==> flow/design.v <==
module SelectionSort_custom_SIMD_instruction (clk, reset, 
	in_v, rd, vrd1, vrd2, 
		in_data, in_vdata1, in_vdata2, 
	out_v, out_rd, out_vrd1, out_vrd2, 
		out_data, out_vdata1, out_vdata2);
	input clk, reset;
	input in_v;
	input [4:0] rd;
	input [2:0] vrd1, vrd2;			
	input [32-1:0] in_data;
	input [256-1:0] in_vdata1, in_vdata2;	
	output out_v;
	output [4:0] out_rd;
	output [2:0] out_vrd1, out_vrd2;	
	output  [32-1:0] out_data;
	output [256-1:0] out_vdata1, out_vdata2;
	reg [13-1:0] valid_sr;
	reg [5*13-1:0] rd_sr; 
	reg [3*13-1:0] vrd1_sr, vrd2_sr;
	always @(posedge clk) begin
		if (reset) begin
			valid_sr<=0; rd_sr<=0; vrd1_sr<=0; vrd2_sr<=0;
		end else begin
			valid_sr<= (valid_sr<<1)|in_v;			
			  rd_sr <= (   rd_sr<<5)| rd;
			vrd1_sr <= ( vrd1_sr<<3)|vrd1; 
			vrd2_sr <= ( vrd2_sr<<3)|vrd2;
		end
	end
	assign out_v   =valid_sr[  13-1];
	assign out_rd  =   rd_sr[5*13-1-:5];
	assign out_vrd1= vrd1_sr[3*13-1-:3]; 
	assign out_vrd2= vrd2_sr[3*13-1-:3];
	wire [255:0] in_valid, out_valid;
	assign in_valid = in_v ? in_vdata1 : 0;
	assign out_vdata1 = out_v ? out_valid : 0;
	SelectionSort selection_sort(.clock(clk), .in(in_valid), .out(out_valid));
	assign out_data = 0;
	assign out_vdata2 = 0;
endmodule  
module SelectionSort
(
  input wire clock,
  input wire [255:0] in,
  output wire [255:0] out
);
  wire [31:0] in_array [7:0];
  wire [31:0] out_array [7:0];
  wire [31:0] intermediate [95:0];
  genvar i;
  for (i=0; i<8; i=i+1) begin
    assign in_array[i] = in[((i+1)*32)-1 -: 32];
  end
  genvar j;
  for (j=0; j<8; j=j+1) begin
    assign out[((j+1)*32)-1 -: 32] = out_array[j];
  end
  CAS_unit cas0_1(clock, in_array[0], in_array[1], intermediate[0], intermediate[1]);
  SR_module nopx_1(clock, in_array[2], intermediate[2]);
  SR_module nopx_2(clock, in_array[3], intermediate[3]);
  SR_module nopx_3(clock, in_array[4], intermediate[4]);
  SR_module nopx_4(clock, in_array[5], intermediate[5]);
  SR_module nopx_5(clock, in_array[6], intermediate[6]);
  SR_module nopx_6(clock, in_array[7], intermediate[7]);
  CAS_unit cas0_2(clock, intermediate[0], intermediate[2], intermediate[8], intermediate[10]);
  SR_module nopx_7(clock, intermediate[1], intermediate[9]);
  SR_module nopx_8(clock, intermediate[3], intermediate[11]);
  SR_module nopx_9(clock, intermediate[4], intermediate[12]);
  SR_module nopx_10(clock, intermediate[5], intermediate[13]);
  SR_module nopx_11(clock, intermediate[6], intermediate[14]);
  SR_module nopx_12(clock, intermediate[7], intermediate[15]);
  CAS_unit cas0_3(clock, intermediate[8], intermediate[11], intermediate[16], intermediate[19]);
  CAS_unit cas4(clock, intermediate[9], intermediate[10], intermediate[17], intermediate[18]);
  SR_module nopx_13(clock, intermediate[12], intermediate[20]);
  SR_module nopx_14(clock, intermediate[13], intermediate[21]);
  SR_module nopx_15(clock, intermediate[14], intermediate[22]);
  SR_module nopx_16(clock, intermediate[15], intermediate[23]);
  CAS_unit cas0_4(clock, intermediate[16], intermediate[20], intermediate[24], intermediate[28]);
  CAS_unit cas6(clock, intermediate[17], intermediate[19], intermediate[25], intermediate[27]);
  SR_module nop17(clock, intermediate[18], intermediate[26]);
  SR_module nop18(clock, intermediate[21], intermediate[29]);
  SR_module nop19(clock, intermediate[22], intermediate[30]);
  SR_module nop20(clock, intermediate[23], intermediate[31]);
  CAS_unit cas0_5(clock, intermediate[24], intermediate[29], intermediate[32], intermediate[37]);
  CAS_unit cas8(clock, intermediate[25], intermediate[28], intermediate[33], intermediate[36]);
  CAS_unit cas9(clock, intermediate[26], intermediate[27], intermediate[34], intermediate[35]);
  SR_module nop21(clock, intermediate[30], intermediate[38]);
  SR_module nop22(clock, intermediate[31], intermediate[39]);
  CAS_unit cas0_6(clock, intermediate[32], intermediate[38], intermediate[40], intermediate[46]);
  CAS_unit cas11(clock, intermediate[33], intermediate[37], intermediate[41], intermediate[45]);
  CAS_unit cas12(clock, intermediate[34], intermediate[36], intermediate[42], intermediate[44]);
  SR_module nop23(clock, intermediate[35], intermediate[43]);
  SR_module nop24(clock, intermediate[39], intermediate[47]);
  CAS_unit cas0_7(clock, intermediate[40], intermediate[47], intermediate[48], intermediate[55]);
  CAS_unit cas14(clock, intermediate[41], intermediate[46], intermediate[49], intermediate[54]);
  CAS_unit cas15(clock, intermediate[42], intermediate[45], intermediate[50], intermediate[53]);
  CAS_unit cas16(clock, intermediate[43], intermediate[44], intermediate[51], intermediate[52]);
  SR_module nop0_1(clock, intermediate[48], intermediate[56]);
  CAS_unit cas17(clock, intermediate[49], intermediate[55], intermediate[57], intermediate[63]);
  CAS_unit cas18(clock, intermediate[50], intermediate[54], intermediate[58], intermediate[62]);
  CAS_unit cas19(clock, intermediate[51], intermediate[53], intermediate[59], intermediate[61]);
  SR_module nop26(clock, intermediate[52], intermediate[60]);
  SR_module nop0_2(clock, intermediate[56], intermediate[64]);
  SR_module nop28(clock, intermediate[57], intermediate[65]);
  CAS_unit cas20(clock, intermediate[58], intermediate[63], intermediate[66], intermediate[71]);
  CAS_unit cas21(clock, intermediate[59], intermediate[62], intermediate[67], intermediate[70]);
  CAS_unit cas22(clock, intermediate[60], intermediate[61], intermediate[68], intermediate[69]);
  SR_module nop0_3(clock, intermediate[64], intermediate[72]);
  SR_module nop30(clock, intermediate[65], intermediate[73]);
  SR_module nop31(clock, intermediate[66], intermediate[74]);
  CAS_unit cas23(clock, intermediate[67], intermediate[71], intermediate[75], intermediate[79]);
  CAS_unit cas24(clock, intermediate[68], intermediate[70], intermediate[76], intermediate[78]);
  SR_module nop32(clock, intermediate[69], intermediate[77]);
  SR_module nop0_4(clock, intermediate[72], intermediate[80]);
  SR_module nop34(clock, intermediate[73], intermediate[81]);
  SR_module nop35(clock, intermediate[74], intermediate[82]);
  SR_module nop36(clock, intermediate[75], intermediate[83]);
  CAS_unit cas25(clock, intermediate[76], intermediate[79], intermediate[84], intermediate[87]);
  CAS_unit cas26(clock, intermediate[77], intermediate[78], intermediate[85], intermediate[86]);
  SR_module nop0_5(clock, intermediate[80], intermediate[88]);
  SR_module nop38(clock, intermediate[81], intermediate[89]);
  SR_module nop39(clock, intermediate[82], intermediate[90]);
  SR_module nop40(clock, intermediate[83], intermediate[91]);
  SR_module nop41(clock, intermediate[84], intermediate[92]);
  CAS_unit cas27(clock, intermediate[85], intermediate[87], intermediate[93], intermediate[95]);
  SR_module nop42(clock, intermediate[86], intermediate[94]);
  SR_module nop0_6(clock, intermediate[88], out_array[0]);
  SR_module nop44(clock, intermediate[89], out_array[1]);
  SR_module nop45(clock, intermediate[90], out_array[2]);
  SR_module nop46(clock, intermediate[91], out_array[3]);
  SR_module nop47(clock, intermediate[92], out_array[4]);
  SR_module nop48(clock, intermediate[93], out_array[5]);
  CAS_unit cas28(clock, intermediate[94], intermediate[95], out_array[6], out_array[7]);
endmodule
module CAS_unit(clk, inA, inB, outA, outB);
	input clk;
	input [31:0] inA;
	input [31:0] inB;
	output reg [31:0] outA;
	output reg [31:0] outB;
	always @(posedge clk) begin
		if (inA<inB) begin
			outA<=inA; outB<=inB;
		end else begin
			outB<=inA; outA<=inB;
		end
	end
endmodule  
module SR_module(clk, din, dout);
	input clk;
	input      [31:0] din;
	output reg [31:0] dout;
	always @(posedge clk) dout<=din;
endmodule  
# Tool chain data of SelectionSort_custom_SIMD_instruction
# Each step is given for the RTL above and for the edited RTL.
# Lines under "orig" count in the file above, lines under "edited" in the edited file.
# "diff" is "edited" less "orig", of the values as shown; "change_rel_pct" is that difference over "orig", in percent.
# Cell names lack the library's common part.
# The mark -- stands for no value.
# inputs
top,SelectionSort_custom_SIMD_instruction
clock_port,clk
library,sky130hd
pvt_corner,tt_025C_1v80

# Edit of the RTL
# The edit as a unified diff against the file above.
# This change comes from a script, not from a designer. No optimisation was intended, and the edited design may behave differently.
# begin of diff
@@ -33,5 +33,5 @@
 	assign out_vrd2= vrd2_sr[3*13-1-:3];
 	wire [255:0] in_valid, out_valid;
-	assign in_valid = in_v ? in_vdata1 : 0;
+	assign in_valid = in_vdata1;
 	assign out_vdata1 = out_v ? out_valid : 0;
 	SelectionSort selection_sort(.clock(clk), .in(in_valid), .out(out_valid));
# end of diff

# Word level
# Source: Yosys, flattened and elaborated. Widths are those after wreduce; folded enables and synchronous resets count as part of the registers. Registers that Yosys merges into a memory's read port (data or address) are not register bits. Print and check cells do not count. Equal cells are merged and count once.
# word_totals
element,orig,edited,diff,change_rel_pct
output_inout_bits,556,556,0,0.00
inputBits,558,558,0,0.00
reg_bits,3484,3484,0,0.00
# classes
element,orig,edited,diff,change_rel_pct
cmp,28,28,0,0.00
mux,58,57,-1,-1.72
bitwise,4,4,0,0.00
# ops
op,orig,edited,diff,change_rel_pct
two-way mux 64 bit,1,0,-1,-100.00
# Operator kinds equal on both sides are left out: 6.

# Logic depth
# Yosys ltp: most cells in a row. Word level: on the elaborated netlist, between registers, memories and ports. Mapped: between sequential cells and ports; inverters and the memories' decode and read muxes count.
# logic_depth
element,orig,edited,diff,change_rel_pct
depth_word,3,2,-1,-33.33
ABC_AREA,0,0,--,--
ltp_mapped,15,9,-6,-40.00
ltp_nobuf,10,8,-2,-20.00

# Synthesis result
# The flow's flattened synthesis, as Yosys stat reports it; memories are mapped. The netlist is that of the ABC_AREA named above (0 if unset); the other value can give another one.
# synth_totals
element,orig,edited,diff,change_rel_pct
flip_flops,3484,3484,0,0.00
area_um2,119179.3,117734.2,-1445.1,-1.21
n_buf,543,512,-31,-5.71
stdcells,9544,9216,-328,-3.44
# by_type
cell_type,orig,edited,diff,change_rel_pct
mux2_1,117,1204,1087,929.06
mux2_2,1611,528,-1083,-67.23
and2_1,448,269,-179,-39.96
nand2_1,253,177,-76,-30.04
o21ai_0,149,73,-76,-51.01
nand3_1,45,114,69,153.33
mux2i_1,64,0,-64,-100.00
mux2_4,0,60,60,--
nor2_1,124,75,-49,-39.52
a21o_1,84,40,-44,-52.38
and4_1,20,64,44,220.00
buf_6,42,6,-36,-85.71
buf_2,110,138,28,25.45
nor4_1,32,5,-27,-84.38
a21oi_1,293,269,-24,-8.19
clkbuf_1,72,51,-21,-29.17
a211o_1,12,28,16,133.33
nor2b_1,172,157,-15,-8.72
# Cell types equal on both sides are left out: 5.
# Not every row of either side is listed.
# By module: a second synthesis without flattening, with its own total; a netlist apart from the flattened one above.
# unflattened
element,orig,edited,diff,change_rel_pct
hier_cells,9481,9197,-284,-3.00
hier_area_um2,126772.8,125038.7,-1734.1,-1.37
# Rows give one instance, submodules left out.
# modules_orig
mod,instances,mod_seq_area_um2,mod_area_um2,cells
CAS_unit,28,1281.2,3075.4,241
SR_module,48,640.6,640.6,32
SelectionSort_custom_SIMD_instruction,1,3123.0,9910.8,1197
SelectionSort,1,0.0,0.0,0
# modules_edited
mod,instances,mod_seq_area_um2,mod_area_um2,cells
CAS_unit,28,1281.2,3075.4,241
SR_module,48,640.6,640.6,32
SelectionSort_custom_SIMD_instruction,1,3123.0,8176.6,913
SelectionSort,1,0.0,0.0,0

# Path before layout
# Source: OpenSTA report_checks on the synthesized netlist (no wires, ideal clock, input and output delay 20% of the period each), path of least setup slack; recovery checks are left aside. Register names are those of the netlist, which keeps one name where synthesis merged equal registers.
# synth_timing
element,orig,edited,diff,change_rel_pct
path_type,input-to-reg,input-to-reg,--,--
start,input in_v,input in_vdata1[39],--,--
end,register selection_sort.cas0_1.outB[10],register selection_sort.cas0_1.outA[10],--,--
delay_ns,2.590,2.171,-0.419,-16.18
period_ns,4.5,4.5,0.0,0.00
input_delay_ns,0.900,0.900,0.000,0.00
stages,14,9,-5,-35.71
required_ns,4.428,4.379,-0.049,-1.11
setup_time_ns,0.072,0.121,0.049,--
slack_ns,1.011,1.429,0.418,--
launch_ns,0.900,0.900,0.000,0.00
t_arrival_ns,3.418,2.950,-0.468,-13.69
synth_period_reached_ns,3.489,3.071,-0.418,-11.98
# "delay_ns" = arrival - input delay + setup time.
# "stages": output pins that drive a net of the path, with the launching flip-flop's if there is one; two outputs of one cell count as two.
# "synth_period_reached_ns" is the clock period less the worst setup slack; recovery checks do not enter. This is arithmetic on one report: input and output delays are still those of the set period (20% each).
# Between the ends stands the longest chain of elaborated cells between them, by number of cells; it is not shown to be the way that was timed. Of several equally long chains one is given.
# Each line given opens the expression or statement behind the cell; cells for indexed reads and writes are added by Yosys, which also makes memories of some case tables.
# synth_via_orig
cell_sequence,clkbuf_1 -> clkbuf_1 -> buf_1 -> nand2_1 -> inv_1 -> ha_1 -> a21o_1 -> a21o_1 -> a221oi_1 -> nand2_1 -> a31oi_1 -> buf_2 -> buf_2 -> mux2i_1
elab_chain_len,3
cells_between,3
cone_lines,2
# synth_lines_orig
element,line_no,source
"start, declared",7,input in_v;
two-way mux 64 bit,35,assign in_valid = in_v ? in_vdata1 : 0;
< comparator 32 bit,142,if (inA<inB) begin
two-way mux 32 bit,142,
"end, assigned",143,outA<=inA; outB<=inB;
"end, assigned",145,outB<=inA; outA<=inB;
"end, declared",140,output reg [31:0] outB;
# synth_via_edited
cell_sequence,inv_1 -> ha_1 -> a21oi_1 -> o21ai_1 -> a221oi_1 -> a21oi_1 -> nor3_2 -> clkbuf_1 -> mux2_2
elab_chain_len,2
cells_between,2
cone_lines,1
# synth_lines_edited
element,line_no,source
"start, declared",11,"input [256-1:0] in_vdata1, in_vdata2;"
< comparator 32 bit,142,if (inA<inB) begin
two-way mux 32 bit,142,
"end, assigned",143,outA<=inA; outB<=inB;
"end, assigned",145,outB<=inA; outA<=inB;
"end, declared",139,output reg [31:0] outA;

# Worst path after layout
# From the final timing report of the runs of set A: the path of least setup slack in the routed layout; clock arrival at registers is part of the times.
# layout_timing
element,orig,edited,diff,change_rel_pct
path_type,reg-to-output,reg-to-output,--,--
start,register valid_sr[12],register valid_sr[12],--,--
end,output out_vdata1[34],output out_vdata1[123],--,--
stages,4,4,0,0.00
slack_ns,0.76,0.67,-0.09,--
launch_ns,0.89,0.92,0.03,3.37
period_ns,4.5,4.5,0.0,0.00
t_arrival_ns,2.84,2.93,0.09,3.17
out_delay_ns,0.90,0.90,0.00,0.00
required_ns,3.60,3.60,0.00,0.00
# Between the ends stands the longest chain of elaborated cells between them, by number of cells; it is not shown to be the way that was timed. Of several equally long chains one is given.
# layout_via_orig
cell_sequence,dfxtp_4 -> buf_12 -> and2_1 -> clkdlybuf4s50_1
elab_chain_len,1
cells_between,1
cone_lines,1
# layout_lines_orig
element,line_no,source
"start, declared",17,reg [13-1:0] valid_sr;
"start, assigned",22,valid_sr<=0; rd_sr<=0; vrd1_sr<=0; vrd2_sr<=0;
"start, assigned",24,valid_sr<= (valid_sr<<1)|in_v;
two-way mux 256 bit,36,assign out_vdata1 = out_v ? out_valid : 0;
"end, declared",16,"output [256-1:0] out_vdata1, out_vdata2;"
# layout_via_edited
cell_sequence,dfxtp_4 -> buf_4 -> and2_1 -> clkdlybuf4s50_1
elab_chain_len,1
cells_between,1
cone_lines,1
# layout_lines_edited
element,line_no,source
"start, declared",17,reg [13-1:0] valid_sr;
"start, assigned",22,valid_sr<=0; rd_sr<=0; vrd1_sr<=0; vrd2_sr<=0;
"start, assigned",24,valid_sr<= (valid_sr<<1)|in_v;
two-way mux 256 bit,36,assign out_vdata1 = out_v ? out_valid : 0;
"end, declared",16,"output [256-1:0] out_vdata1, out_vdata2;"

# Layout results
# Both versions went through the flow (Yosys, OpenROAD) with the same settings in each pair. Constraints: input delay and output delay 20% of the set period each, output load 0.01 pF.
# flow_settings_set_A
CORE_UTILIZATION,45
period_ns,4.5
CAP_MARGIN,20
CORE_MARGIN,2
SLEW_MARGIN,20
# results_set_A
element,orig,edited,diff,change_rel_pct
ys_area_um2,119179.3,117734.2,-1445.1,-1.21
final_stdcell_area_um2,139329.0,138125.0,-1204.0,-0.86
final_setup_tns_ns,0.000,0.000,0.000,--
power_uw,114286,123639,9353,8.18
hold_ws_ns,0.290,0.280,-0.010,--
timing.achieved_period_ns,3.739,3.828,0.089,2.38
design_die_area_um2,268977.0,265740.0,-3237.0,-1.20
final_setup_ws_ns,0.761,0.672,-0.089,--
finish.utilization_pct,53.0,53.1,0.1,--
# flow_settings_set_B
CAP_MARGIN,35
CORE_ASPECT_RATIO,0.67
CORE_UTILIZATION,45
CTS_CLUSTER_DIAMETER,26
CTS_CLUSTER_SIZE,23
GPL_ROUTABILITY_DRIVEN,1
HOLD_SLACK_MARGIN,0.23
PLACE_DENSITY_LB_ADDON,0.04
TNS_END_PERCENT,85
period_ns,2.46
CORE_MARGIN,2
SLEW_MARGIN,20
# results_set_B
element,orig,edited,diff,change_rel_pct
ys_area_um2,119179.3,117734.2,-1445.1,-1.21
final_stdcell_area_um2,166884.0,160997.0,-5887.0,-3.53
final_setup_tns_ns,-450.974,-651.873,-200.899,--
power_uw,271753,277450,5697,2.10
hold_ws_ns,0.287,0.298,0.011,--
timing.achieved_period_ns,2.943,3.080,0.137,4.66
design_die_area_um2,269058.0,265821.0,-3237.0,-1.20
final_setup_ws_ns,-0.483,-0.620,-0.137,--
finish.utilization_pct,63.4,62.0,-1.4,--
# "timing.achieved_period_ns": clock period set for the run, less the worst setup slack. It is reckoned from that one timing run; input and output delays stay at 20% of the period that was set.
# "power_uw" is the tool's figure for a default switching activity; nothing was simulated.
